==> flow/design.v <==
`timescale 1ns / 1ps
module uart_rx #(
  parameter   CLK_FREQ      = 125_000_000,
  parameter   BAUD_RATE     = 115_200,
  parameter   CLKS_PER_BIT  = CLK_FREQ / BAUD_RATE
)
(
  input wire        iClk, iRst,
  input wire        iRxSerial,
  output wire [7:0] oRxByte, 
  output wire       oRxDone
 );
  localparam sIDLE             = 3'b000;
  localparam sRX_START         = 3'b001;
  localparam sRX_DATA          = 3'b010;
  localparam sRX_SAMPLE        = 3'b011;
  localparam sRX_DATA_COMPLETE = 3'b100;
  localparam sRX_STOP          = 3'b101;
  localparam sRX_DONE          = 3'b110;
  reg [2:0] rFSM_Current, wFSM_Next; 
  reg [$clog2(CLKS_PER_BIT):0]   rCnt_Current, wCnt_Next;
  reg [2:0] rBit_Current, wBit_Next;
  reg [7:0] rRxData_Current, wRxData_Next;  
  reg rRx1, rRx2;
  always @(posedge iClk)
    begin
      rRx1 <= iRxSerial;
      rRx2 <= rRx1;
    end
  always @(posedge iClk)
    begin
      if(iRst == 1)
      begin
          rFSM_Current <= sIDLE;
          rCnt_Current <= 0;
          rBit_Current <= 0;
          rRxData_Current <= 0;
      end
      else
      begin
          rFSM_Current <= wFSM_Next;
          rCnt_Current <= wCnt_Next;
          rBit_Current <= wBit_Next;
          rRxData_Current <= wRxData_Next;
      end
    end
 always @(*)
    begin
        case(rFSM_Current)
            sIDLE: 
                begin
                wCnt_Next = 0;
                wBit_Next = 0;
                wRxData_Next = 0; 
                if(iRxSerial == 0)
                    wFSM_Next = sRX_START;
                else
                    wFSM_Next = sIDLE;
                end
            sRX_START:
                begin
                    wBit_Next = 0;
                    wRxData_Next = rRxData_Current;
                    if(rCnt_Current < (CLKS_PER_BIT - 1) ) begin
                        wFSM_Next = sRX_START;
                        wCnt_Next = rCnt_Current + 1;
                    end else begin
                        wFSM_Next = sRX_DATA;
                        wCnt_Next = 0;
                    end
                end
            sRX_DATA:
                begin
                    if(rCnt_Current < (((CLKS_PER_BIT-1)/2) - 1))
                        begin
                        wFSM_Next = sRX_DATA;
                        wCnt_Next = rCnt_Current + 1;
                        wBit_Next = rBit_Current;
                        wRxData_Next = rRxData_Current;
                        end
                    else
                        begin
                        wFSM_Next = sRX_SAMPLE;
                        wCnt_Next = rCnt_Current + 1;
                        wBit_Next = rBit_Current;
                        wRxData_Next = rRxData_Current;
                        end
                end
            sRX_SAMPLE:
                begin
                    wFSM_Next = sRX_DATA_COMPLETE;
                    wCnt_Next = rCnt_Current + 1;
                    wBit_Next = rBit_Current;
                    wRxData_Next = {rRx2, rRxData_Current[7:1]};
                end
            sRX_DATA_COMPLETE:
                begin
                    if(rCnt_Current < (CLKS_PER_BIT - 1))
                        begin
                        wFSM_Next = sRX_DATA_COMPLETE;
                        wCnt_Next = rCnt_Current + 1;
                        wBit_Next = rBit_Current;
                        wRxData_Next = rRxData_Current;
                        end
                    else
                        begin
                        if(rBit_Current < 7)
                            begin
                            wFSM_Next = sRX_DATA;
                            wCnt_Next = 0;
                            wBit_Next = rBit_Current+1;
                            wRxData_Next = rRxData_Current;
                            end
                        else
                            begin
                            wFSM_Next = sRX_STOP;
                            wCnt_Next = 0;
                            wBit_Next = 0;
                            wRxData_Next = rRxData_Current;
                            end    
                        end
                end
            sRX_STOP:
                begin
                    wRxData_Next = rRxData_Current;
                    wBit_Next = 0;
                    if (rCnt_Current < (CLKS_PER_BIT - 1))
                        begin
                            wFSM_Next = sRX_STOP;
                            wCnt_Next = rCnt_Current + 1;
                        end
                    else
                        begin
                            wFSM_Next = sRX_DONE;
                            wCnt_Next = 0;
                        end
                end
            sRX_DONE:
                begin
                wRxData_Next = rRxData_Current;
                wBit_Next = 0;
                wCnt_Next = 0;
                wFSM_Next = sIDLE;
                end
            default:
                begin
                wFSM_Next = sIDLE;
                wCnt_Next = 0;
                wBit_Next = 0;
                wRxData_Next = 0;
                end
            endcase
    end
    assign oRxByte = rRxData_Current;
    assign oRxDone = (rFSM_Current == sRX_DONE) ? 1 : 0;
endmodule
`timescale 1ns / 1ps
module uart_tx #(
    parameter   CLK_FREQ      = 125000000,
    parameter   BAUD_RATE     = 115200,
    parameter   CLKS_PER_BIT  = CLK_FREQ / BAUD_RATE
  )
  (
   input wire       iClk, iRst,
   input wire       iTxStart,
   input wire [7:0] iTxByte, 
   output wire      oTxSerial,
   output wire      oTxBusy,
   output wire      oTxDone
   );
  localparam sIDLE         = 3'b000;
  localparam sTX_START     = 3'b001;
  localparam sTX_DATA      = 3'b010;
  localparam sTX_STOP      = 3'b011;
  localparam sDONE         = 3'b100;
  reg [2:0] rFSM_Current, wFSM_Next; 
  reg [$clog2(CLKS_PER_BIT):0]   rCnt_Current, wCnt_Next;
  reg [2:0] rBit_Current, wBit_Next;
  reg [7:0] rTxData_Current, wTxData_Next;
  always @(posedge iClk)
  begin
    if (iRst==1)
      begin
        rFSM_Current <= sIDLE;
        rCnt_Current <= 0;
        rBit_Current <= 0;
        rTxData_Current <= 0;
      end
    else
      begin
        rFSM_Current <= wFSM_Next;
        rCnt_Current <= wCnt_Next;
        rBit_Current <= wBit_Next;
        rTxData_Current <= wTxData_Next;
      end
  end
  always @(*)
    begin
      case (rFSM_Current)
        sIDLE :
          begin
            wCnt_Next = 0;
            wBit_Next = 0;
            if (iTxStart == 1)
              begin
                wFSM_Next = sTX_START;
                wTxData_Next = iTxByte;    
              end
            else
             begin    
                wFSM_Next = sIDLE;
                wTxData_Next = rTxData_Current;
             end
          end 
        sTX_START :
            begin
              wTxData_Next = rTxData_Current;
              wBit_Next = 0;
              if (rCnt_Current < (CLKS_PER_BIT - 1) )
                begin
                  wFSM_Next = sTX_START;
                  wCnt_Next = rCnt_Current + 1;
                end
              else
                begin
                  wFSM_Next = sTX_DATA;
                  wCnt_Next = 0;
                end
            end 
          sTX_DATA :
            begin
              if (rCnt_Current < (CLKS_PER_BIT - 1) )
                begin
                  wFSM_Next = sTX_DATA;
                  wCnt_Next = rCnt_Current + 1;
                  wTxData_Next = rTxData_Current;
                  wBit_Next = rBit_Current;
                end
              else
                begin
                  wCnt_Next = 0;
                  if (rBit_Current != 7)
                    begin
                      wFSM_Next = sTX_DATA;
                      wBit_Next = rBit_Current + 1;
                      wTxData_Next = { 1'b0, rTxData_Current[7:1] };  
                    end
                  else
                    begin
                      wFSM_Next = sTX_STOP;
                      wBit_Next = 0;
                      wTxData_Next = rTxData_Current;
                    end
                end
            end  
          sTX_STOP :
            begin
              wTxData_Next = rTxData_Current;
              wBit_Next = 0;
              if (rCnt_Current < (CLKS_PER_BIT - 1) )
                begin
                  wFSM_Next = sTX_STOP;
                  wCnt_Next = rCnt_Current + 1;
                end
              else
                begin
                  wFSM_Next = sDONE;
                  wCnt_Next = 0;
                end
            end 
          sDONE :
            begin
              wTxData_Next = rTxData_Current;
              wBit_Next = 0;
              wCnt_Next = 0;
              wFSM_Next = sIDLE;
            end
          default :
            begin
              wFSM_Next = sIDLE;
              wCnt_Next = 0;
              wBit_Next = 0;
              wTxData_Next = 0;
            end 
        endcase
    end
  reg rTxSerial;
  always @(*)
  begin
    if (rFSM_Current == sTX_START)
      rTxSerial = 0;
    else if (rFSM_Current == sTX_DATA)
      rTxSerial = rTxData_Current[0];
    else
      rTxSerial = 1;
  end
  assign oTxSerial = rTxSerial;
  assign oTxBusy = ( (rFSM_Current == sIDLE) || (rFSM_Current == sDONE) ) ? 0 : 1;
  assign oTxDone = (rFSM_Current == sDONE) ? 1 : 0;
endmodule
`timescale 1ns / 1ps
module partial_full_adder(
    input   wire iA, iB,
    input   wire iCarryIn,
    output  wire oSum, oGen, oPropagate
    );
assign oSum = iA ^ iB ^ iCarryIn;
assign oGen = iA & iB;
assign oPropagate = iA | iB;
endmodule
`timescale 1ns / 1ps
module carry_lookahead_adder_4b #(
    parameter ADDER_WIDTH = 4
) (
    input   wire [ADDER_WIDTH-1:0] iA, iB,
    input   wire                   iCarryIn,
    output  wire [ADDER_WIDTH-1:0] oSum,
    output  wire                   oCarry
);
    wire [ADDER_WIDTH-1:0] wGen, wPropagate;
    partial_full_adder PFA1(
        .iA(iA[0]),
        .iB(iB[0]),
        .iCarryIn(iCarryIn),
        .oSum(oSum[0]),
        .oGen(wGen[0]),
        .oPropagate(wPropagate[0])
    );
    partial_full_adder PFA2(
        .iA(iA[1]),
        .iB(iB[1]),
        .iCarryIn(wCarry[0]),  
        .oSum(oSum[1]),
        .oGen(wGen[1]),
        .oPropagate(wPropagate[1])
    );
    partial_full_adder PFA3(
        .iA(iA[2]),
        .iB(iB[2]),
        .iCarryIn(wCarry[1]),  
        .oSum(oSum[2]),
        .oGen(wGen[2]),
        .oPropagate(wPropagate[2])
    );
    partial_full_adder PFA4(
        .iA(iA[3]),
        .iB(iB[3]),
        .iCarryIn(wCarry[2]),  
        .oSum(oSum[3]),
        .oGen(wGen[3]),
        .oPropagate(wPropagate[3])
    );
    wire [ADDER_WIDTH-2:0] wCarry;
    assign wCarry[0] = wGen[0] | (wPropagate[0] & iCarryIn);
    assign wCarry[1] = wGen[1] | (wPropagate[1] & wGen[0]) | (wPropagate[1] & wPropagate[0] & iCarryIn);
    assign wCarry[2] = wGen[2] | (wPropagate[2] & wGen[1]) | (wPropagate[2] & wPropagate[1] & wGen[0]) | (wPropagate[2] & wPropagate[1] & wPropagate[0] & iCarryIn);
    assign oCarry    = wGen[3] | (wPropagate[3] & wGen[2]) | (wPropagate[3] & wPropagate[2] & wGen[1]) | (wPropagate[3] & wPropagate[2] & wPropagate[1] & wGen[0]) | (wPropagate[3] & wPropagate[2] & wPropagate[1] & wPropagate[0] & iCarryIn); 
endmodule
`timescale 1ns / 1ps
module carry_lookahead_adder_16b (
    input   wire [15:0] iA, iB,
    input   wire                   iCarryIn,
    output  wire [15:0] oSum,
    output  wire                   oCarry
);
    wire [2:0] w_oCarry;
    carry_lookahead_adder_4b CLA1(.iA(iA[3:0]), .iB(iB[3:0]), .iCarryIn(iCarryIn), .oSum(oSum[3:0]), .oCarry(w_oCarry[0]));
    carry_lookahead_adder_4b CLA2(.iA(iA[7:4]), .iB(iB[7:4]), .iCarryIn(w_oCarry[0]), .oSum(oSum[7:4]), .oCarry(w_oCarry[1]));
    carry_lookahead_adder_4b CLA3(.iA(iA[11:8]), .iB(iB[11:8]), .iCarryIn(w_oCarry[1]), .oSum(oSum[11:8]), .oCarry(w_oCarry[2]));
    carry_lookahead_adder_4b CLA4(.iA(iA[15:12]), .iB(iB[15:12]), .iCarryIn(w_oCarry[2]), .oSum(oSum[15:12]), .oCarry(oCarry));
endmodule
`timescale 1ns / 1ps
module carry_select_adder_Nb #(
    parameter ADDER_WIDTH = 128,
    parameter SUB_WIDTH = 16
) (
    input   wire [ADDER_WIDTH-1:0] iA, iB,
    input   wire                   iCarryIn,
    output  wire [ADDER_WIDTH-1:0] oSum,
    output  wire                   oCarry
);
    wire oCarry1;
    wire [1:0] oCarryFA [0:ADDER_WIDTH/SUB_WIDTH-1];
    wire [SUB_WIDTH-1:0] oSumFA [0:ADDER_WIDTH/SUB_WIDTH-1][0:1];
    carry_lookahead_adder_16b CLA(.iA(iA[SUB_WIDTH-1:0]), .iB(iB[SUB_WIDTH-1:0]), .iCarryIn(iCarryIn), .oSum(oSum[SUB_WIDTH-1:0]), .oCarry(oCarry1));
    genvar i;
    generate
        for (i = SUB_WIDTH; i < ADDER_WIDTH; i = i + SUB_WIDTH)
        begin : adders
            carry_lookahead_adder_16b CLA_noCarry(.iA(iA[i+SUB_WIDTH-1:i]), .iB(iB[i+SUB_WIDTH-1:i]), .iCarryIn(1'b0), .oSum(oSumFA[i/SUB_WIDTH][0]), .oCarry(oCarryFA[i/SUB_WIDTH][0]));
            carry_lookahead_adder_16b CLA_carry(.iA(iA[i+SUB_WIDTH-1:i]), .iB(iB[i+SUB_WIDTH-1:i]), .iCarryIn(1'b1), .oSum(oSumFA[i/SUB_WIDTH][1]), .oCarry(oCarryFA[i/SUB_WIDTH][1]));
        end
    endgenerate
    wire [1:ADDER_WIDTH/SUB_WIDTH-1] mux_select;
    assign mux_select[1] = (oCarry1 == 0) ? oCarryFA[1][0] : oCarryFA[1][1];
    genvar j;
    generate
        for (j = 2; j < ADDER_WIDTH/SUB_WIDTH; j = j + 1)
        begin
            assign mux_select[j] = (mux_select[j-1] == 0) ? oCarryFA[j-1][0] : oCarryFA[j-1][1];
        end
    endgenerate
    generate
        genvar l;
        for (l = 0; l < SUB_WIDTH; l = l + 1)
        begin : assign_bit
            assign oSum[SUB_WIDTH + l] = (oCarry1 == 0) ? oSumFA[1][0][l] : oSumFA[1][1][l];
        end
    endgenerate
    genvar k;
    generate
        for (k = SUB_WIDTH*2; k < ADDER_WIDTH; k = k + SUB_WIDTH)
        begin : assign_sum
            genvar l;
            for (l = 0; l < SUB_WIDTH; l = l + 1)
            begin : assign_bit
                assign oSum[k+l] = (mux_select[k/SUB_WIDTH] == 0) ? oSumFA[k/SUB_WIDTH][0][l] : oSumFA[k/SUB_WIDTH][1][l];
            end
        end
    endgenerate
    assign oCarry = (mux_select[ADDER_WIDTH/SUB_WIDTH-1] == 0) ? oCarryFA[ADDER_WIDTH/SUB_WIDTH-1][0] : oCarryFA[ADDER_WIDTH/SUB_WIDTH-1][1];
endmodule
`timescale 1ns / 1ps
module mp_adder #(
      parameter OPERAND_WIDTH = 512,
      parameter ADDER_WIDTH   = 128,
      parameter N_ITERATIONS  = OPERAND_WIDTH / ADDER_WIDTH
    )
    (
    input  wire                       iClk,
    input  wire                       iRst,
    input  wire                       iStart,
    input  wire                       iCommand,
    input  wire [OPERAND_WIDTH-1:0]   iOpA,
    input  wire [OPERAND_WIDTH-1:0]   iOpB,
    output wire [OPERAND_WIDTH:0]     oRes,  
    output wire                       oDone);
    wire [OPERAND_WIDTH-1:0] regA_D;
    reg  [OPERAND_WIDTH-1:0] regA_Q;
    always @(posedge iClk)
    begin
        if(iRst==1)     regA_Q <= { OPERAND_WIDTH{1'b0} }; 
        else            regA_Q <= regA_D;
    end
    wire [OPERAND_WIDTH-1:0] regB_D;
    reg  [OPERAND_WIDTH-1:0] regB_Q;    
    always @(posedge iClk)
    begin
      if(iRst==1)       regB_Q <= {OPERAND_WIDTH{1'b0}}; 
      else              regB_Q <= regB_D;
    end
    reg          muxA_sel;
    wire [OPERAND_WIDTH-1:0] muxA_Out;
    assign muxA_Out = (muxA_sel == 0) ? iOpA : { {ADDER_WIDTH{1'b0}}  , regA_Q[OPERAND_WIDTH-1:ADDER_WIDTH]};
    assign regA_D = muxA_Out;
    wire [OPERAND_WIDTH-1:0] w_invOpB;
    assign w_invOpB = (iCommand == 0) ? iOpB : (~iOpB);
    reg  muxB_sel;
    wire  [OPERAND_WIDTH-1:0] muxB_Out;
    assign muxB_Out = (muxB_sel == 0) ? w_invOpB : { {ADDER_WIDTH{1'b0}}  , regB_Q[OPERAND_WIDTH-1:ADDER_WIDTH]};
    assign regB_D = muxB_Out;
    wire [ADDER_WIDTH-1:0]  operandA;
    wire [ADDER_WIDTH-1:0]  operandB;
    wire                    carry_in;
    wire [ADDER_WIDTH-1:0]  result;
    wire                    carry_out;
    carry_select_adder_Nb #( .ADDER_WIDTH(ADDER_WIDTH)) 
    carry_select_inst   (
        .iA( operandA ), 
        .iB( operandB ),
        .iCarryIn( carry_in ),
        .oSum(result),
        .oCarry(carry_out)
      );
    reg  [OPERAND_WIDTH-1:0] regResult;
    always @(posedge iClk)
    begin
        if(iRst==1)   regResult <= { OPERAND_WIDTH{1'b0} };
      else            regResult <= { result, regResult[OPERAND_WIDTH-1:ADDER_WIDTH] };
    end
    reg  regCout;
    always @(posedge iClk)
    begin
      if(iRst==1)   regCout <= 1'b0;
      else          regCout <= carry_out;
    end
    wire w_Carry;
    assign w_Carry = (iCommand == 0) ? 1'b0 : 1'b1;  
    reg  muxCarry_sel;
    wire muxCarryIn;
    assign muxCarryIn = (muxCarry_sel == 0) ? w_Carry : regCout;
    assign operandA = regA_Q;
    assign operandB = regB_Q;
    assign carry_in = muxCarryIn;
    assign oRes = { regCout, regResult};
    localparam s_IDLE         = 3'b000;
    localparam s_STORE_OPS    = 3'b001;
    localparam s_ADD_FIRST    = 3'b010;
    localparam s_ADD_WORDS    = 3'b011;
    localparam s_DONE         = 3'b100;
    reg [2:0] rFSM_current, wFSM_next;
    always @(posedge iClk)
    begin
        if(iRst==1)	  
            rFSM_current <= s_IDLE;
        else          
            rFSM_current <= wFSM_next;
    end
    reg [$clog2(N_ITERATIONS):0] rCnt_Current, wCnt_next;
    always @(posedge iClk)
    begin
        if(iRst==1)	  
            rCnt_Current <= 0;
        else          
            rCnt_Current <= wCnt_next;
    end
    always @(*)
    begin
        case(rFSM_current)
            s_IDLE: 
              begin         
                muxA_sel = 0;
                muxB_sel = 0;
                muxCarry_sel = 0;
                wCnt_next = 0;
                if (iStart==1)
                    wFSM_next = s_STORE_OPS;
                else
                    wFSM_next = s_IDLE;
              end
            s_STORE_OPS: 
              begin
                muxA_sel = 0;
                muxB_sel = 0;
                muxCarry_sel = 0;
                wCnt_next = rCnt_Current + 1;
                wFSM_next = s_ADD_FIRST;
              end
            s_ADD_FIRST: 
              begin
                muxA_sel = 1;
                muxB_sel = 1;
                muxCarry_sel = 0;
                wCnt_next = rCnt_Current + 1;
                wFSM_next = s_ADD_WORDS;
              end
            s_ADD_WORDS: 
              begin
                muxA_sel = 1;
                muxB_sel = 1;
                muxCarry_sel = 1;
                wCnt_next = rCnt_Current + 1;
                if ( rCnt_Current < (N_ITERATIONS - 1) )
                  wFSM_next = s_ADD_WORDS;
                else
                  wFSM_next = s_DONE;
              end
            s_DONE:
              begin
                muxA_sel = 1;
                muxB_sel = 1;
                muxCarry_sel = 1;
                wCnt_next = 0;
                wFSM_next = s_IDLE;
              end  
            default: 
              begin 
                muxA_sel = 0;
                muxB_sel = 0;
                muxCarry_sel = 0;
                wCnt_next = 0;
                wFSM_next = s_IDLE;
              end
        endcase
    end
    reg regDone;
    always @(posedge iClk)
    begin
      if(iRst)    regDone <= 1'd0; 
      else        regDone <= ( rFSM_current == s_DONE ) ? 1'b1 : 1'b0;
    end
    assign oDone = regDone;
endmodule
`timescale 1ns / 1ps
module uart_top #(
    parameter   OPERAND_WIDTH = 512,
    parameter   ADDER_WIDTH   = 128,
    parameter   NBYTES        = OPERAND_WIDTH / 8,  
    parameter   CLK_FREQ      = 125_000_000,
    parameter   BAUD_RATE     = 7_812_500    
  )  
  (
    input   wire   iClk, iRst,
    input   wire   iRx,
    output  wire   oTx
  );
  reg [NBYTES*8-1:0] rBuffer1, rBuffer2;
  wire [(NBYTES)*8:0] wBuffer3;
  reg [(NBYTES+1)*8-1:0] rBufferRes;
  localparam s_IDLE         = 3'b000;
  localparam s_WAIT_RX1     = 3'b001;
  localparam s_WAIT_RX2     = 3'b010;
  localparam s_ADDITION     = 3'b011;
  localparam s_TX           = 3'b100;
  localparam s_WAIT_TX      = 3'b101;
  localparam s_DONE         = 3'b110;
  localparam s_WAIT_ADD_SUB = 3'b111;
  reg [2:0]   rFSM;  
  reg         rTxStart;
  reg [7:0]   rTxByte;
  wire        wTxBusy;
  wire        wTxDone;
  wire [7:0] wRxByte;
  wire wRxDone;
  uart_tx #(  .CLK_FREQ(CLK_FREQ), .BAUD_RATE(BAUD_RATE) )
  UART_TX_INST
    (.iClk(iClk),
     .iRst(iRst),
     .iTxStart(rTxStart),
     .iTxByte(rTxByte),
     .oTxSerial(oTx),
     .oTxBusy(wTxBusy),
     .oTxDone(wTxDone)
     );
  uart_rx #( .CLK_FREQ(CLK_FREQ), .BAUD_RATE(BAUD_RATE) )
  UART_RX_INST
  (.iClk(iClk),
   .iRst(iRst),
   .iRxSerial(iRx),
   .oRxByte(wRxByte),
   .oRxDone(wRxDone)
   );
   reg r_StartAdd;
   wire w_DoneAdd;
   mp_adder #( .OPERAND_WIDTH(OPERAND_WIDTH), .ADDER_WIDTH(ADDER_WIDTH) ) MP_ADDER_INST
   (.iClk(iClk),
    .iRst(iRst),
    .iStart(r_StartAdd),
    .iCommand(r_add_sub[0]),
    .iOpA(rBuffer1),
    .iOpB(rBuffer2),
    .oRes(wBuffer3),
    .oDone(w_DoneAdd)
   );
   reg [7:0] r_add_sub;
  reg [$clog2(NBYTES):0] rCnt_Current;
  always @(posedge iClk)
  begin
  if (iRst == 1 ) 
    begin
      rFSM <= s_IDLE;
      rTxStart <= 0;
      rCnt_Current <= 0;
      rTxByte <= 0;
      rBuffer1 <= 0;
      rBuffer2 <= 0;
      rBufferRes <= 0;
    end 
  else 
    begin
      case (rFSM)
        s_IDLE :
          begin
            rFSM <= s_WAIT_ADD_SUB;
          end
        s_WAIT_ADD_SUB :
          begin
            if (wRxDone==1)
                begin
                    r_add_sub <= wRxByte;
                    rFSM <= s_WAIT_RX1;
                end 
             else
                begin
                    rFSM <= s_WAIT_ADD_SUB;
                end           
          end
        s_WAIT_RX1 :
          begin
          r_StartAdd <= 0;
            if (wRxDone==1)
                begin
                if(rCnt_Current<NBYTES-1)
                    begin
                    rCnt_Current<=rCnt_Current+1;
                    rFSM <= s_WAIT_RX1;
                    rBuffer1 <= { rBuffer1[NBYTES*8-9:0],wRxByte};            
                    end
                else
                    begin
                    rCnt_Current<=0;
                    rBuffer1 <= { rBuffer1[NBYTES*8-9:0],wRxByte}; 
                    rFSM <= s_WAIT_RX2;
                    end
                end 
             else
                begin
                    rFSM <= s_WAIT_RX1;
                end           
          end
          s_WAIT_RX2 :
          begin
            if (wRxDone==1)
                begin
                if(rCnt_Current<NBYTES-1)
                    begin
                    r_StartAdd <= 0;
                    rCnt_Current<=rCnt_Current+1;
                    rFSM <= s_WAIT_RX2;
                    rBuffer2 <= { rBuffer2[NBYTES*8-9:0],wRxByte};            
                    end
                else
                    begin
                    rCnt_Current<=0;
                    rBuffer2 <= { rBuffer2[NBYTES*8-9:0],wRxByte}; 
                    r_StartAdd <= 1;                  
                    rFSM <= s_ADDITION;
                    end
                end 
             else
                begin
                    r_StartAdd <= 0;
                    rFSM <= s_WAIT_RX2;
                end           
          end  
        s_ADDITION:
        begin
            rCnt_Current<=0;
            if(w_DoneAdd != 1)
                begin
                    r_StartAdd <= 1;
                    rFSM <= s_ADDITION;
                end
            else
                begin
                r_StartAdd <= 0;
                rFSM <= s_TX;
                if(r_add_sub[0] == 0)
                    begin
                    rBufferRes <= {7'b0000000,wBuffer3};
                    end
                else
                    begin
                    rBufferRes <= {8'b00000000,wBuffer3[OPERAND_WIDTH-1:0]};
                    end
                end
        end
        s_TX :
          begin
            if ( (rCnt_Current < (NBYTES+1)) && (wTxBusy ==0) ) 
              begin
                rFSM <= s_WAIT_TX;
                rTxStart <= 1; 
                rTxByte <= rBufferRes[(NBYTES+1)*8-1:(NBYTES+1)*8-8];             
                rBufferRes <= {rBufferRes[(NBYTES+1)*8-9:0] , 8'b0000_0000};     
                rCnt_Current <= rCnt_Current + 1;
              end 
            else 
              begin 
                rFSM <= s_DONE;
                rTxStart <= 0;
                rTxByte <= 0;
                rCnt_Current <= 0;
              end
            end 
            s_WAIT_TX :
              begin
                if (wTxDone) begin
                  rFSM <= s_TX;
                end else begin
                  rFSM <= s_WAIT_TX;
                  rTxStart <= 0;                   
                end
              end 
            s_DONE :
              begin
                rFSM <= s_WAIT_ADD_SUB;     
              end 
            default :
              rFSM <= s_IDLE;
          endcase
      end
    end       
endmodule
# --- Tool chain data of uart_top ---
# Module uart_top before and after one edit of its RTL, step after step.
# Lines under "before" count in the file above, lines under "after" in the edited file.
# "diff": "after" minus "before" as printed here. "change_rel_pct": 100 x difference / "before".
# Operators carry their Yosys type and port widths (W data, S select, Z words).
# Library cell names are shortened.
design:
  top: "uart_top"
  clock_port: "iClk"
  lib: "sky130hd"
  corner: "tt_025C_1v80"

# --- Diff ---
# Unified diff, file above to edited file.
# This change comes from a script, not from a designer. The edited design behaves differently; no optimisation was intended.
# begin of diff
@@ -489,5 +489,7 @@
     reg  muxCarry_sel;
     wire muxCarryIn;
-    assign muxCarryIn = (muxCarry_sel == 0) ? w_Carry : regCout;
+    reg muxCarryIn_q;
+    always @(posedge iClk) muxCarryIn_q <= (muxCarry_sel == 0) ? w_Carry : regCout;
+    assign muxCarryIn = muxCarryIn_q;
     assign operandA = regA_Q;
     assign operandB = regB_Q;
# end of diff

# --- Word-level counts ---
# Yosys after proc, flatten, opt, wreduce and memory -nomap, before mapping. Memory bits, and registers merged into a memory's read port (data or address), are not among the register bits. Print and check cells are not counted.
bits:
  columns: ["element", "before", "after", "diff", "change_rel_pct"]
  rows:
  - ["register_bits", 3149, 3150, 1, 0.03]
  - ["inputBits", 3, 3, 0, 0.00]
  - ["out_inout_bits", 1, 1, 0, 0.00]
  - ["elab_cells", 1887, 1888, 1, 0.05]
op_classes:
  columns: ["element", "before", "after", "diff", "change_rel_pct"]
  rows:
  - ["n_addsub", 6, 6, 0, 0.00]
  - ["cmp", 7, 7, 0, 0.00]
  - ["n_eq", 30, 30, 0, 0.00]
  - ["muxes", 185, 185, 0, 0.00]
  - ["bitwise", 1598, 1598, 0, 0.00]
  - ["n_reduce_logical", 33, 33, 0, 0.00]
# Operator kinds equal on both sides are left out: 53.

# --- Longest topological paths ---
# Depth = most cells in a row (Yosys ltp): at word level without a register or memory, in the mapped netlist without a sequential cell, where the memories' decode and read muxes count.
depth:
  columns: ["element", "before", "after", "diff", "change_rel_pct"]
  rows:
  - ["depth_word", 20, 20, 0, 0.00]
  - ["abc_area", "0", "0", null, null]
  - ["mapped_depth", 16, 15, -1, -6.25]
  - ["mapped_depth_nobuf", 15, 15, 0, 0.00]

# --- After synthesis ---
# Source: synth_stat.txt of the flow (Yosys; design flattened, memories mapped). It holds for the ABC_AREA given above (unset counts as 0); a run with the other value may have another netlist.
synth_totals:
  columns: ["element", "before", "after", "diff", "change_rel_pct"]
  rows:
  - ["mapped_cells", 13383, 13378, -5, -0.04]
  - ["mapped_area_um2", 118727.6, 118565.0, -162.6, -0.14]
  - ["seq_area_um2", 63320.7, 63340.7, 20.0, 0.03]
  - ["flip_flops", 3162, 3163, 1, 0.03]
  - ["n_buf", 986, 986, 0, 0.00]
by_type:
  columns: ["cell", "before", "after", "diff", "change_rel_pct"]
  rows:
  - ["buf_1", 40, 78, 38, 95.00]
  - ["clkbuf_1", 933, 908, -25, -2.68]
  - ["nor2_1", 1251, 1267, 16, 1.28]
  - ["nand2_1", 2882, 2867, -15, -0.52]
  - ["buf_2", 13, 0, -13, -100.00]
  - ["nor3_1", 29, 40, 11, 37.93]
  - ["o31ai_1", 3, 14, 11, 366.67]
  - ["inv_1", 341, 334, -7, -2.05]
  - ["xnor2_1", 571, 565, -6, -1.05]
  - ["nor2b_1", 440, 434, -6, -1.36]
  - ["mux2_2", 0, 6, 6, null]
  - ["nand2b_1", 28, 23, -5, -17.86]
  - ["a211o_1", 6, 1, -5, -83.33]
  - ["xor2_1", 38, 42, 4, 10.53]
  - ["o211ai_1", 7, 3, -4, -57.14]
  - ["or3_1", 7, 11, 4, 57.14]
  - ["mux2_1", 6, 2, -4, -66.67]
  - ["o21a_1", 5, 9, 4, 80.00]
# Cell types equal on both sides are left out: 8.
# Not every row of either side is listed.
# By module: a second synthesis without flattening, with its own total; a netlist apart from the flattened one above.
hier_totals:
  columns: ["element", "before", "after", "diff", "change_rel_pct"]
  rows:
  - ["hier_cells", 13842, 13843, 1, 0.01]
  - ["area_unflattened_um2", 124257.9, 124279.2, 21.3, 0.02]
# Each row is one instance without its submodules.
by_module_before:
  columns: ["mod", "instances", "n_cells", "area_um2", "seq_area_um2"]
  rows:
  - ["uart_top", 1, 6856, 56954.6, 31450.2]
  - ["mp_adder", 1, 4743, 50066.8, 30949.7]
  - ["partial_full_adder", 240, 6, 45.0, 0.0]
  - ["carry_lookahead_adder_4b", 60, 5, 38.8, 0.0]
  - ["carry_select_adder_Nb (ADDER_WIDTH=128)", 1, 295, 2099.5, 0.0]
  - ["uart_rx", 1, 108, 1033.5, 500.5]
  - ["uart_tx", 1, 100, 965.9, 420.4]
  - ["carry_lookahead_adder_16b", 15, 0, 0.0, 0.0]
by_module_after:
  columns: ["mod", "instances", "n_cells", "area_um2", "seq_area_um2"]
  rows:
  - ["uart_top", 1, 6856, 56954.6, 31450.2]
  - ["mp_adder", 1, 4744, 50088.0, 30969.7]
  - ["partial_full_adder", 240, 6, 45.0, 0.0]
  - ["carry_lookahead_adder_4b", 60, 5, 38.8, 0.0]
  - ["carry_select_adder_Nb (ADDER_WIDTH=128)", 1, 295, 2099.5, 0.0]
  - ["uart_rx", 1, 108, 1033.5, 500.5]
  - ["uart_tx", 1, 100, 965.9, 420.4]
  - ["carry_lookahead_adder_16b", 15, 0, 0.0, 0.0]

# --- Path before layout ---
# OpenSTA on the mapped netlist: ideal clock, no wires. The path of least setup slack (recovery checks aside). Input and output delay are each 20% of the period. Register names are those of the netlist, which keeps one name where synthesis merged equal registers.
synth_path:
  columns: ["element", "before", "after", "diff", "change_rel_pct"]
  rows:
  - ["kind", "register to register", "register to register", null, null]
  - ["from", "register MP_ADDER_INST.regB_Q[100]", "register MP_ADDER_INST.regB_Q[9]", null, null]
  - ["to", "register MP_ADDER_INST.regResult[501]", "register MP_ADDER_INST.regResult[508]", null, null]
  - ["clock_period_ns", 8.0, 8.0, 0.0, 0.00]
  - ["setup_time_ns", 0.128, 0.127, -0.001, null]
  - ["t_first_pin_ns", 0.000, 0.000, 0.000, null]
  - ["arrival_time_ns", 3.284, 3.706, 0.422, 12.85]
  - ["t_required_ns", 7.872, 7.873, 0.001, 0.01]
  - ["setup_slack_ns", 4.589, 4.167, -0.422, null]
  - ["delay_ns", 3.412, 3.833, 0.421, 12.34]
  - ["stages", 16, 15, -1, -6.25]
  - ["n_path_buf", 0, 0, 0, null]
  - ["period_less_setup_slack_ns", 3.411, 3.833, 0.422, 12.37]
# "delay_ns" is the arrival time less input delay plus setup time.
# "stages": output pins that drive a net of the path, with the launching flip-flop's if there is one; two outputs of one cell count as two.
# "period_less_setup_slack_ns" is the clock period less the worst setup slack; recovery checks do not enter. This is arithmetic on one report: input and output delays are still those of the set period (20% each).
# The rows between start and end are the longest chain of elaborated cells between them; the timing report does not say that the signal goes this way. Where chains are equally long, one stands for them.
# A line is the first line of the expression or statement that the cell stems from. Yosys adds cells for indexed reads and writes and turns some case tables into memories.
synth_via_before:
  path_cell_list: "dfxtp_1 inv_1 ha_1 or4_4 nor3b_2 and2_1 and2_1 a21boi_1 o211ai_2 a311oi_2 nor2_1 o21bai_1 a21oi_1 fa_1 xor2_1 nor2_1"
  elab_chain_len: 10
  cone_cells: 19
  cone_lines: 5
  classes_between: "mux (2); logic (17)"
synth_lines_before:
  columns: ["element", "line_no", "text"]
  rows:
  - ["start, declared", 446, "reg  [OPERAND_WIDTH-1:0] regB_Q;"]
  - ["start, assigned", 449, "if(iRst==1)       regB_Q <= {OPERAND_WIDTH{1'b0}};"]
  - ["start, assigned", 450, "else              regB_Q <= regB_D;"]
  - ["$and A1 B1 Y1", 308, "assign oGen = iA & iB;"]
  - ["$and A1 B1 Y1", 357, "assign oCarry    = wGen[3] | (wPropagate[3] & wGen[2]) | (wPropagate[3] & wPropagate[2] & wGen[1]) | (wPropaga ..."]
  - ["$or A1 B1 Y1 (2 in a row)", 357, null]
  - ["$and A1 B1 Y1", 357, null]
  - ["$or A1 B1 Y1", 357, null]
  - ["$and A1 B1 Y1", 357, null]
  - ["$or A1 B1 Y1", 357, null]
  - ["$mux W1", 400, "assign mux_select[j] = (mux_select[j-1] == 0) ? oCarryFA[j-1][0] : oCarryFA[j-1][1];"]
  - ["$mux W1", 417, "assign oSum[k+l] = (mux_select[k/SUB_WIDTH] == 0) ? oSumFA[k/SUB_WIDTH][0][l] : oSumFA[k/SUB_WIDTH][1][l];"]
  - ["end, assigned", 478, "if(iRst==1)   regResult <= { OPERAND_WIDTH{1'b0} };"]
  - ["end, assigned", 479, "else            regResult <= { result, regResult[OPERAND_WIDTH-1:ADDER_WIDTH] };"]
  - ["end, declared", 475, "reg  [OPERAND_WIDTH-1:0] regResult;"]
synth_via_after:
  path_cell_list: "dfxtp_1 inv_1 ha_1 or3_4 or3b_4 a2111oi_4 o41ai_2 o211ai_4 a311oi_2 o211ai_4 a211oi_4 o41ai_4 a21o_1 fa_1 nor2b_1"
  elab_chain_len: 15
  cone_cells: 20
  cone_lines: 6
  classes_between: "mux (8); logic (12)"
synth_lines_after:
  columns: ["element", "line_no", "text"]
  rows:
  - ["start, declared", 446, "reg  [OPERAND_WIDTH-1:0] regB_Q;"]
  - ["start, assigned", 449, "if(iRst==1)       regB_Q <= {OPERAND_WIDTH{1'b0}};"]
  - ["start, assigned", 450, "else              regB_Q <= regB_D;"]
  - ["$and A1 B1 Y1", 308, "assign oGen = iA & iB;"]
  - ["$and A1 B1 Y1", 357, "assign oCarry    = wGen[3] | (wPropagate[3] & wGen[2]) | (wPropagate[3] & wPropagate[2] & wGen[1]) | (wPropaga ..."]
  - ["$or A1 B1 Y1 (3 in a row)", 357, null]
  - ["$and A1 B1 Y1", 357, null]
  - ["$or A1 B1 Y1", 357, null]
  - ["$mux W1", 395, "assign mux_select[1] = (oCarry1 == 0) ? oCarryFA[1][0] : oCarryFA[1][1];"]
  - ["$mux W1 (6 in a row)", 400, "assign mux_select[j] = (mux_select[j-1] == 0) ? oCarryFA[j-1][0] : oCarryFA[j-1][1];"]
  - ["$mux W1", 417, "assign oSum[k+l] = (mux_select[k/SUB_WIDTH] == 0) ? oSumFA[k/SUB_WIDTH][0][l] : oSumFA[k/SUB_WIDTH][1][l];"]
  - ["end, assigned", 478, "if(iRst==1)   regResult <= { OPERAND_WIDTH{1'b0} };"]
  - ["end, assigned", 479, "else            regResult <= { result, regResult[OPERAND_WIDTH-1:ADDER_WIDTH] };"]
  - ["end, declared", 475, "reg  [OPERAND_WIDTH-1:0] regResult;"]
# Some nets on the timed path still bear RTL names; the line given drives or declares the net.
synth_nets_after:
  columns: ["signal", "line_no"]
  rows:
  - ["MP_ADDER_INST.carry_select_inst.oSum[124]", 417]

# --- Worst path after layout ---
# From the final timing report of each run of pair A: the path of least setup slack in the routed layout; clock arrival at registers is part of the times.
layout_path:
  columns: ["element", "before", "after", "diff", "change_rel_pct"]
  rows:
  - ["kind", "register to register", "register to register", null, null]
  - ["from", "register MP_ADDER_INST.regB_Q[66]", "register MP_ADDER_INST.regB_Q[3]", null, null]
  - ["to", "register MP_ADDER_INST.regResult[501]", "register MP_ADDER_INST.regResult[509]", null, null]
  - ["clock_period_ns", 8.0, 8.0, 0.0, 0.00]
  - ["setup_time_ns", 0.13, 0.13, 0.00, null]
  - ["t_first_pin_ns", 0.89, 0.87, -0.02, -2.25]
  - ["arrival_time_ns", 4.86, 5.40, 0.54, 11.11]
  - ["t_required_ns", 8.74, 8.72, -0.02, -0.23]
  - ["setup_slack_ns", 3.87, 3.32, -0.55, null]
  - ["stages", 15, 16, 1, 6.67]
  - ["n_path_buf", 0, 0, 0, null]
# The rows between start and end are the longest chain of elaborated cells between them; the timing report does not say that the signal goes this way. Where chains are equally long, one stands for them.
layout_via_before:
  path_cell_list: "dfxtp_1 inv_1 ha_1 nor4_1 a21boi_0 nor4b_4 a211oi_4 o211ai_2 a311oi_2 nor2_1 o21bai_1 a21oi_1 fa_1 xor2_1 nor2_1"
  elab_chain_len: 16
  cone_cells: 28
  cone_lines: 5
  classes_between: "mux (4); logic (24)"
layout_lines_before:
  columns: ["element", "line_no", "text"]
  rows:
  - ["start, declared", 446, "reg  [OPERAND_WIDTH-1:0] regB_Q;"]
  - ["start, assigned", 449, "if(iRst==1)       regB_Q <= {OPERAND_WIDTH{1'b0}};"]
  - ["start, assigned", 450, "else              regB_Q <= regB_D;"]
  - ["$and A1 B1 Y1", 308, "assign oGen = iA & iB;"]
  - ["$and A1 B1 Y1", 357, "assign oCarry    = wGen[3] | (wPropagate[3] & wGen[2]) | (wPropagate[3] & wPropagate[2] & wGen[1]) | (wPropaga ..."]
  - ["$or A1 B1 Y1 (4 in a row)", 357, null]
  - ["$and A1 B1 Y1", 357, null]
  - ["$or A1 B1 Y1", 357, null]
  - ["$and A1 B1 Y1", 357, null]
  - ["$or A1 B1 Y1", 357, null]
  - ["$and A1 B1 Y1", 357, null]
  - ["$or A1 B1 Y1", 357, null]
  - ["$mux W1 (3 in a row)", 400, "assign mux_select[j] = (mux_select[j-1] == 0) ? oCarryFA[j-1][0] : oCarryFA[j-1][1];"]
  - ["$mux W1", 417, "assign oSum[k+l] = (mux_select[k/SUB_WIDTH] == 0) ? oSumFA[k/SUB_WIDTH][0][l] : oSumFA[k/SUB_WIDTH][1][l];"]
  - ["end, assigned", 478, "if(iRst==1)   regResult <= { OPERAND_WIDTH{1'b0} };"]
  - ["end, assigned", 479, "else            regResult <= { result, regResult[OPERAND_WIDTH-1:ADDER_WIDTH] };"]
  - ["end, declared", 475, "reg  [OPERAND_WIDTH-1:0] regResult;"]
layout_via_after:
  path_cell_list: "dfxtp_1 inv_1 ha_1 inv_1 a221oi_1 a2111oi_4 o41ai_2 o211ai_4 a311oi_2 o211ai_4 a211oi_4 o41ai_4 a21o_1 fa_1 xnor2_1 nor2_1"
  elab_chain_len: 20
  cone_cells: 27
  cone_lines: 6
  classes_between: "mux (8); logic (19)"
layout_lines_after:
  columns: ["element", "line_no", "text"]
  rows:
  - ["start, declared", 446, "reg  [OPERAND_WIDTH-1:0] regB_Q;"]
  - ["start, assigned", 449, "if(iRst==1)       regB_Q <= {OPERAND_WIDTH{1'b0}};"]
  - ["start, assigned", 450, "else              regB_Q <= regB_D;"]
  - ["$or A1 B1 Y1", 309, "assign oPropagate = iA | iB;"]
  - ["$and A1 B1 Y1", 357, "assign oCarry    = wGen[3] | (wPropagate[3] & wGen[2]) | (wPropagate[3] & wPropagate[2] & wGen[1]) | (wPropaga ..."]
  - ["$or A1 B1 Y1 (4 in a row)", 357, null]
  - ["$and A1 B1 Y1", 357, null]
  - ["$or A1 B1 Y1", 357, null]
  - ["$and A1 B1 Y1", 357, null]
  - ["$or A1 B1 Y1", 357, null]
  - ["$and A1 B1 Y1", 357, null]
  - ["$or A1 B1 Y1", 357, null]
  - ["$mux W1", 395, "assign mux_select[1] = (oCarry1 == 0) ? oCarryFA[1][0] : oCarryFA[1][1];"]
  - ["$mux W1 (6 in a row)", 400, "assign mux_select[j] = (mux_select[j-1] == 0) ? oCarryFA[j-1][0] : oCarryFA[j-1][1];"]
  - ["$mux W1", 417, "assign oSum[k+l] = (mux_select[k/SUB_WIDTH] == 0) ? oSumFA[k/SUB_WIDTH][0][l] : oSumFA[k/SUB_WIDTH][1][l];"]
  - ["end, assigned", 478, "if(iRst==1)   regResult <= { OPERAND_WIDTH{1'b0} };"]
  - ["end, assigned", 479, "else            regResult <= { result, regResult[OPERAND_WIDTH-1:ADDER_WIDTH] };"]
  - ["end, declared", 475, "reg  [OPERAND_WIDTH-1:0] regResult;"]

# --- Flow runs ---
# Runs of the flow (Yosys, OpenROAD) on both versions; the two runs of a pair have the same settings. The constraints put input and output delay at 20% of the set period each and load the outputs with 0.01 pF.
settings_pair_A:
  CORE_UTILIZATION: 40
  period_ns: 8.0
  CAP_MARGIN: 20
  CORE_MARGIN: 2
  SLEW_MARGIN: 20
measured_pair_A:
  columns: ["element", "before", "after", "diff", "change_rel_pct"]
  rows:
  - ["synthesis_area_um2", 118727.6, 118565.0, -162.6, -0.14]
  - ["die_um2", 301192.0, 300781.0, -411.0, -0.14]
  - ["final_cell_area_um2", 132362.0, 131791.0, -571.0, -0.43]
  - ["layout_utilization_pct", 44.7, 44.8, 0.1, null]
  - ["setup_worst_slack_ns", 3.874, 3.320, -0.554, null]
  - ["timing.setup.tns_ns", 0.000, 0.000, 0.000, null]
  - ["ws_hold_ns", 0.332, 0.315, -0.017, null]
  - ["total_power_uw", 32689, 32221, -468, -1.43]
  - ["clock_period_reached_ns", 4.126, 4.680, 0.554, 13.43]
settings_pair_B:
  CELL_PAD_IN_SITES_DETAIL_PLACEMENT: 2
  CORE_ASPECT_RATIO: 1.0
  CORE_UTILIZATION: 17
  CTS_CLUSTER_SIZE: 33
  PLACE_DENSITY_LB_ADDON: 0.21
  SLEW_MARGIN: 40
  period_ns: 6.81
  CAP_MARGIN: 20
  CORE_MARGIN: 2
measured_pair_B:
  columns: ["element", "before", "after", "diff", "change_rel_pct"]
  rows:
  - ["synthesis_area_um2", 118727.6, 118565.0, -162.6, -0.14]
  - ["die_um2", 705096.0, 704139.0, -957.0, -0.14]
  - ["final_cell_area_um2", 141452.0, 141328.0, -124.0, -0.09]
  - ["layout_utilization_pct", 20.3, 20.3, 0.0, null]
  - ["setup_worst_slack_ns", 2.458, 1.945, -0.513, null]
  - ["timing.setup.tns_ns", 0.000, 0.000, 0.000, null]
  - ["ws_hold_ns", 0.328, 0.331, 0.003, null]
  - ["total_power_uw", 40236, 40341, 105, 0.26]
  - ["clock_period_reached_ns", 4.352, 4.865, 0.513, 11.79]
# "clock_period_reached_ns": clock period set for the run, less the worst setup slack. It is reckoned from that one timing run; input and output delays stay at 20% of the period that was set.
# "total_power_uw" is the tool's figure for a default switching activity; nothing was simulated.
